==> flow/design.v <==
`timescale 1ns / 1ps
module booth(
    input clk,
    input load,
    input reset,
    input [31:0] M,  
    input [31:0] Q,  
    output reg [63:0] P,  
    output done           
    );
    reg signed [63:0] A;                
    reg signed [31:0] Q_temp;            
    reg signed [31:0] M_temp;            
    reg [4:0] Count;                       
    reg Q_minus_one;                     
    always @(posedge clk)
    begin
        if (reset == 1) 
        begin
            A = 64'b0;
            Q_minus_one = 0;
            P = 64'b0;
            Q_temp = 32'b0;
            M_temp = 32'b0;
            Count = 5'd16;
        end
        else if (load == 1)
        begin
            Q_temp = Q;
            M_temp = M;
            A = 64'b0;    
            Q_minus_one = 0;  
            Count = 5'd16;    
        end
        else if (Count > 5'd0)
        begin
            case ({Q_temp[1:0], Q_minus_one})
                3'b000, 3'b111:   
                    begin
                    end
                3'b001, 3'b010:   
                    begin
                        A = A + {{32{M_temp[31]}}, M_temp};
                    end
                3'b011:   
                    begin
                        A = A + ({{32{M_temp[31]}}, M_temp} << 1); 
                    end
                3'b100:   
                    begin
                        A = A - ({{32{M_temp[31]}}, M_temp} << 1); 
                    end
                3'b101, 3'b110:   
                    begin
                        A = A - {{32{M_temp[31]}}, M_temp}; 
                    end
            endcase
            Q_minus_one = Q_temp[1];
            Q_temp = {A[1:0], Q_temp[31:2]};   
            A = {A[63], A[63:2]};   
            Count = Count - 1'b1;
        end
        else
        begin
            Count = 5'b0;
        end
        P = {A[31:0], Q_temp};
    end
    assign done = (Count == 5'd0);
endmodule
Appendix: tool output

* Tool chain data of booth
Module booth before and after one edit of its RTL, step after step. Lines under "before" count in the file above, lines under "after" in the edited file. "change" is "after" less "before", of the values as shown. Operators carry their Yosys type and port widths (W data, S select, Z words). Cell names lack the library's common part. Not given: --
Set-up: top booth, clock clk, library sky130hd, timing corner tt_025C_1v80

* The edit
The edit as a unified diff against the file above. This change comes from a script, not from a designer. The edited design behaves differently; no optimisation was intended.
begin of diff
@@ -43,8 +43,4 @@
                         A = A + {{32{M_temp[31]}}, M_temp};
                     end
-                3'b011:   
-                    begin
-                        A = A + ({{32{M_temp[31]}}, M_temp} << 1); 
-                    end
                 3'b100:   
                     begin
end of diff

* Word level
Source: Yosys, flattened and elaborated, memories not mapped. Widths are those after wreduce. Registers that Yosys merges into a memory's read port (data or address) are not register bits. Print and check cells do not count. Equal cells are merged and count once.
Operators by class:
- $add $sub $neg | before 5, after 4, change -1
- $lt $le $gt $ge | before 1, after 1, change 0
- eq/ne operators | before 7, after 5, change -2
- mux-type cells | before 8, after 8, change 0
- bitwise logic cells | before 1, after 1, change 0
- reduce/logical cells | before 7, after 5, change -2
Operator list:
- $eq A3 B3 Y1 const B | before 4, after 3, change -1
- $reduce_or A2 Y1 | before 4, after 3, change -1
- $add A64 B64 Y64 | before 2, after 1, change -1
- $eq A3 B2 Y1 const B | before 2, after 1, change -1
- $logic_not A3 Y1 | before 1, after 0, change -1
- $pmux W64 S5 | before 1, after 0, change -1
- $pmux W64 S3 | before 0, after 1, change +1
- $mux W32 | before 4, after 4, change 0
- $mux W64 | before 2, after 2, change 0
- $sub A64 B64 Y64 | before 2, after 2, change 0
- $eq A3 B1 Y1 const B | before 1, after 1, change 0
- $gt A5 B1 Y1 const B | before 1, after 1, change 0
- $logic_not A5 Y1 | before 1, after 1, change 0
- $mux W5 | before 1, after 1, change 0
- $not A1 Y1 | before 1, after 1, change 0
- $reduce_or A3 Y1 | before 1, after 1, change 0
- $sub A5 B1 Y5 const B | before 1, after 1, change 0
Word-level totals:
- register bits after elaboration | before 198, after 198, change 0
- input bits | before 67, after 67, change 0
- output and inout port bits | before 65, after 65, change 0
- elaborated cells | before 37, after 32, change -5

* Depth
Depth = most cells in a row (Yosys ltp): at word level without a register or memory, in the mapped netlist without a sequential cell, where the memories' decode and read muxes count.
Depth:
- depth after elaboration | before 6, after 6, change 0
- ABC_AREA | before 0, after 0
- gate-level depth with buffers | before 25, after 25, change 0
- depth with buffers taken out | before 23, after 23, change 0

* Synthesis result
Yosys stat after the flow's synthesis: flattened, memories mapped to cells. It holds for the ABC_AREA given above (unset counts as 0); a run with the other value may have another netlist.
Synthesis totals:
- standard cells after synthesis | before 2141, after 2019, change -122
- chip area (Yosys) (mm2) | before 0.0151533, after 0.0143425, change -0.0008108
- area of sequential cells (mm2) | before 0.0026425, after 0.0026425, change 0.0000000
- mapped flip-flops | before 132, after 132, change 0
- buffers | before 195, after 160, change -35
Cell types:
- clkbuf_1 | before 136, after 93, change -43
- nor2_1 | before 209, after 171, change -38
- inv_1 | before 36, after 74, change +38
- xor2_1 | before 71, after 42, change -29
- nand2_1 | before 250, after 230, change -20
- a21boi_0 | before 23, after 6, change -17
- a21o_1 | before 68, after 54, change -14
- o21ai_0 | before 148, after 137, change -11
- o31a_1 | before 15, after 4, change -11
- o21ai_1 | before 5, after 16, change +11
- and4_1 | before 12, after 2, change -10
- and3_1 | before 10, after 20, change +10
- xnor2_1 | before 102, after 94, change -8
- a21oi_2 | before 1, after 9, change +8
- nor3_1 | before 28, after 22, change -6
- or3_1 | before 3, after 9, change +6
- nor2b_1 | before 11, after 16, change +5
- o21a_1 | before 10, after 15, change +5
The list need not be complete.

* Timing after synthesis
Path of least setup slack by OpenSTA after synthesis, without wires, with an ideal clock, recovery checks aside; 20% of the period is set as input and as output delay. Where synthesis merged equal registers, the netlist keeps one of their names.
Timing post-synthesis:
- kind | before register -> register, after register -> register
- start point | before register M_temp[3], after register M_temp[2]
- end point | before register A[57], after register A[60]
- period (ns) | before 10.0, after 10.0, change 0.0
- library setup time (ns) | before 0.120, after 0.062, change -0.058
- data arrival time (ns) | before 4.989, after 4.671, change -0.318
- setup slack (ns) | before 4.891, after 5.267, change +0.376
- path delay (ns) | before 5.109, after 4.733, change -0.376
- stages | before 26, after 24, change -2
- synthesis period reached (ns) | before 5.109, after 4.733, change -0.376
"path delay" = arrival - input delay + setup time. "stages" counts driving pins, that of a launching flip-flop among them; a cell with two outputs on the path counts twice. "synthesis period reached" is the clock period less the worst setup slack; recovery checks do not enter. This is arithmetic on one report: input and output delays are still those of the set period (20% each). The rows between start and end are the longest chain of elaborated cells between them; the timing report does not say that the signal goes this way. Where chains are equally long, one stands for them. A line is the first line of the expression or statement that the cell stems from. Yosys adds cells for indexed reads and writes and turns some case tables into memories. A register here has more assigning lines than the two given.
Between the ends, post-synthesis, before: path through dfxtp_1 -> buf_6 -> or4_4 -> nor2b_2 -> and2_1 -> nand2_1 -> nor2_1 -> nand2_1 -> nor3_2 -> nand4b_2 -> clkbuf_1 -> ha_1 -> nand2_1 -> o21ai_0 -> ha_1 -> nand4_1 -> or3_1 -> nand2b_1 -> a21oi_1 -> o21ai_0 -> a31oi_1 -> a211oi_2 -> o21ai_1 -> nand4_1 -> mux2i_1 -> a211o_1, length of the longest elaborated chain 4, elaborated cells on any way between the ends 7, those cells by class add/sub (4); mux (3)
Ends and longest elaborated chain, post-synthesis, before:
- start: declaration | line 13 | reg signed [31:0] M_temp;
- start: assignment | line 24 | M_temp = 32'b0;
- start: assignment | line 30 | M_temp = M;
- $sub A64 B64 Y64 | line 55 | A = A - {{32{M_temp[31]}}, M_temp};
- $pmux W64 S5 | line 37 | case ({Q_temp[1:0], Q_minus_one})
- $mux W64 | line 35 | else if (Count > 5'd0)
- $mux W64 | line 27 | else if (load == 1)
- end: assignment | line 43 | A = A + {{32{M_temp[31]}}, M_temp};
- end: assignment | line 47 | A = A + ({{32{M_temp[31]}}, M_temp} << 1);
- end: declaration | line 11 | reg signed [63:0] A;
Between the ends, post-synthesis, after: path through dfxtp_1 -> nor4_1 -> nand2_1 -> nor2_2 -> nand3_1 -> nor3_2 -> nand2_1 -> nor3_1 -> nand2_1 -> and3_1 -> clkbuf_1 -> a21oi_1 -> ha_1 -> a21o_1 -> a21o_1 -> a21oi_2 -> a21oi_1 -> or3_1 -> a211o_2 -> a31oi_4 -> o31ai_2 -> and3_1 -> or4_1 -> nand3_1, length of the longest elaborated chain 4, elaborated cells on any way between the ends 6, those cells by class add/sub (3); mux (3)
Ends and longest elaborated chain, post-synthesis, after:
- start: declaration | line 13 | reg signed [31:0] M_temp;
- start: assignment | line 24 | M_temp = 32'b0;
- start: assignment | line 30 | M_temp = M;
- $sub A64 B64 Y64 | line 51 | A = A - {{32{M_temp[31]}}, M_temp};
- $pmux W64 S3 | line 37 | case ({Q_temp[1:0], Q_minus_one})
- $mux W64 | line 35 | else if (Count > 5'd0)
- $mux W64 | line 27 | else if (load == 1)
- end: assignment | line 43 | A = A + {{32{M_temp[31]}}, M_temp};
- end: assignment | line 47 | A = A - ({{32{M_temp[31]}}, M_temp} << 1);
- end: declaration | line 11 | reg signed [63:0] A;

* Path in the finished layout
From the final timing report of the runs of pair 1: the path of least setup slack in the routed layout; clock arrival at registers is part of the times.
Timing after layout:
- kind | before register -> register, after register -> register
- start point | before register M_temp[3], after register M_temp[2]
- end point | before register A[57], after register A[60]
- period (ns) | before 10.0, after 10.0, change 0.0
- library setup time (ns) | before 0.11, after 0.05, change -0.06
- data arrival time (ns) | before 6.77, after 6.26, change -0.51
- setup slack (ns) | before 3.58, after 4.12, change +0.54
- stages | before 24, after 23, change -1
The rows between start and end are the longest chain of elaborated cells between them; the timing report does not say that the signal goes this way. Where chains are equally long, one stands for them. A register here has more assigning lines than the two given.
Between the ends, after layout, before: path through dfxtp_1 -> or4_4 -> nor2b_2 -> and2_1 -> nand2_1 -> nor2_1 -> nand2_1 -> nor3_2 -> nand4b_2 -> ha_1 -> nand2_1 -> o21ai_0 -> ha_1 -> nand4_1 -> or3_1 -> nand2b_1 -> a21oi_1 -> o21ai_0 -> a31oi_1 -> a211oi_2 -> o21ai_1 -> nand4_1 -> mux2i_1 -> a211o_1, length of the longest elaborated chain 4, elaborated cells on any way between the ends 7, those cells by class add/sub (4); mux (3)
Ends and longest elaborated chain, after layout, before:
- start: declaration | line 13 | reg signed [31:0] M_temp;
- start: assignment | line 24 | M_temp = 32'b0;
- start: assignment | line 30 | M_temp = M;
- $sub A64 B64 Y64 | line 55 | A = A - {{32{M_temp[31]}}, M_temp};
- $pmux W64 S5 | line 37 | case ({Q_temp[1:0], Q_minus_one})
- $mux W64 | line 35 | else if (Count > 5'd0)
- $mux W64 | line 27 | else if (load == 1)
- end: assignment | line 43 | A = A + {{32{M_temp[31]}}, M_temp};
- end: assignment | line 47 | A = A + ({{32{M_temp[31]}}, M_temp} << 1);
- end: declaration | line 11 | reg signed [63:0] A;
Between the ends, after layout, after: path through dfxtp_1 -> nor4_1 -> nand2_1 -> nor2_2 -> nand3_1 -> nor3_2 -> nand2_1 -> nor3_1 -> nand2_1 -> and3_1 -> a21oi_1 -> ha_1 -> a21o_1 -> a21o_1 -> a21oi_2 -> a21oi_1 -> or3_1 -> a211o_2 -> a31oi_4 -> o31ai_2 -> and3_1 -> or4_1 -> nand3_1, length of the longest elaborated chain 4, elaborated cells on any way between the ends 6, those cells by class add/sub (3); mux (3)
Ends and longest elaborated chain, after layout, after:
- start: declaration | line 13 | reg signed [31:0] M_temp;
- start: assignment | line 24 | M_temp = 32'b0;
- start: assignment | line 30 | M_temp = M;
- $sub A64 B64 Y64 | line 51 | A = A - {{32{M_temp[31]}}, M_temp};
- $pmux W64 S3 | line 37 | case ({Q_temp[1:0], Q_minus_one})
- $mux W64 | line 35 | else if (Count > 5'd0)
- $mux W64 | line 27 | else if (load == 1)
- end: assignment | line 43 | A = A + {{32{M_temp[31]}}, M_temp};
- end: assignment | line 47 | A = A - ({{32{M_temp[31]}}, M_temp} << 1);
- end: declaration | line 11 | reg signed [63:0] A;

* Measured runs
Runs of the flow (Yosys, OpenROAD) on both versions; the two runs of a pair have the same settings. The constraints put input and output delay at 20% of the set period each and load the outputs with 0.01 pF.
Flow settings, pair 1: CORE_UTILIZATION 40, period_ns 10.0, CAP_MARGIN 20, CORE_MARGIN 2, SLEW_MARGIN 20
Final reports, pair 1:
- Yosys chip area after synthesis (mm2) | before 0.0151533, after 0.0143425, change -0.0008108
- die outline area (mm2) | before 0.0394559, after 0.0373862, change -0.0020697
- standard-cell area after routing (mm2) | before 0.0169863, after 0.0162293, change -0.0007570
- utilization in the final report | before 0.453, after 0.459, change +0.006
- worst slack on setup checks (ns) | before 3.577, after 4.119, change +0.542
- summed negative setup slack (ns) | before 0.000, after 0.000, change 0.000
- worst hold slack in the final report (ns) | before 0.444, after 0.445, change +0.001
- total power of the final layout (uW) | before 2059, after 2334, change +275
- period reached (ns) | before 6.423, after 5.881, change -0.542
Flow settings, pair 2: ABC_AREA 0, CAP_MARGIN 20, CELL_PAD_IN_SITES_DETAIL_PLACEMENT 0, CORE_MARGIN 9, CORE_UTILIZATION 71, CTS_CLUSTER_SIZE 41, PLACE_DENSITY_LB_ADDON 0.11, SETUP_SLACK_MARGIN -0.14, SLEW_MARGIN 0, period_ns 9.55
Final reports, pair 2:
- Yosys chip area after synthesis (mm2) | before 0.0151533, after 0.0143425, change -0.0008108
- die outline area (mm2) | before 0.0269255, after 0.0256416, change -0.0012839
- standard-cell area after routing (mm2) | before 0.0166747, after 0.0159603, change -0.0007144
- utilization in the final report | before 0.793, after 0.812, change +0.019
- worst slack on setup checks (ns) | before 3.198, after 3.537, change +0.339
- summed negative setup slack (ns) | before 0.000, after 0.000, change 0.000
- worst hold slack in the final report (ns) | before 0.446, after 0.456, change +0.010
- total power of the final layout (uW) | before 2179, after 2460, change +281
- period reached (ns) | before 6.352, after 6.013, change -0.339
"period reached" means the clock period less the worst setup slack. The figure is calculated, with input and output delays left at 20% of the set period. "total power of the final layout" rests on the timing tool's default activity at the inputs, not on a simulated workload.
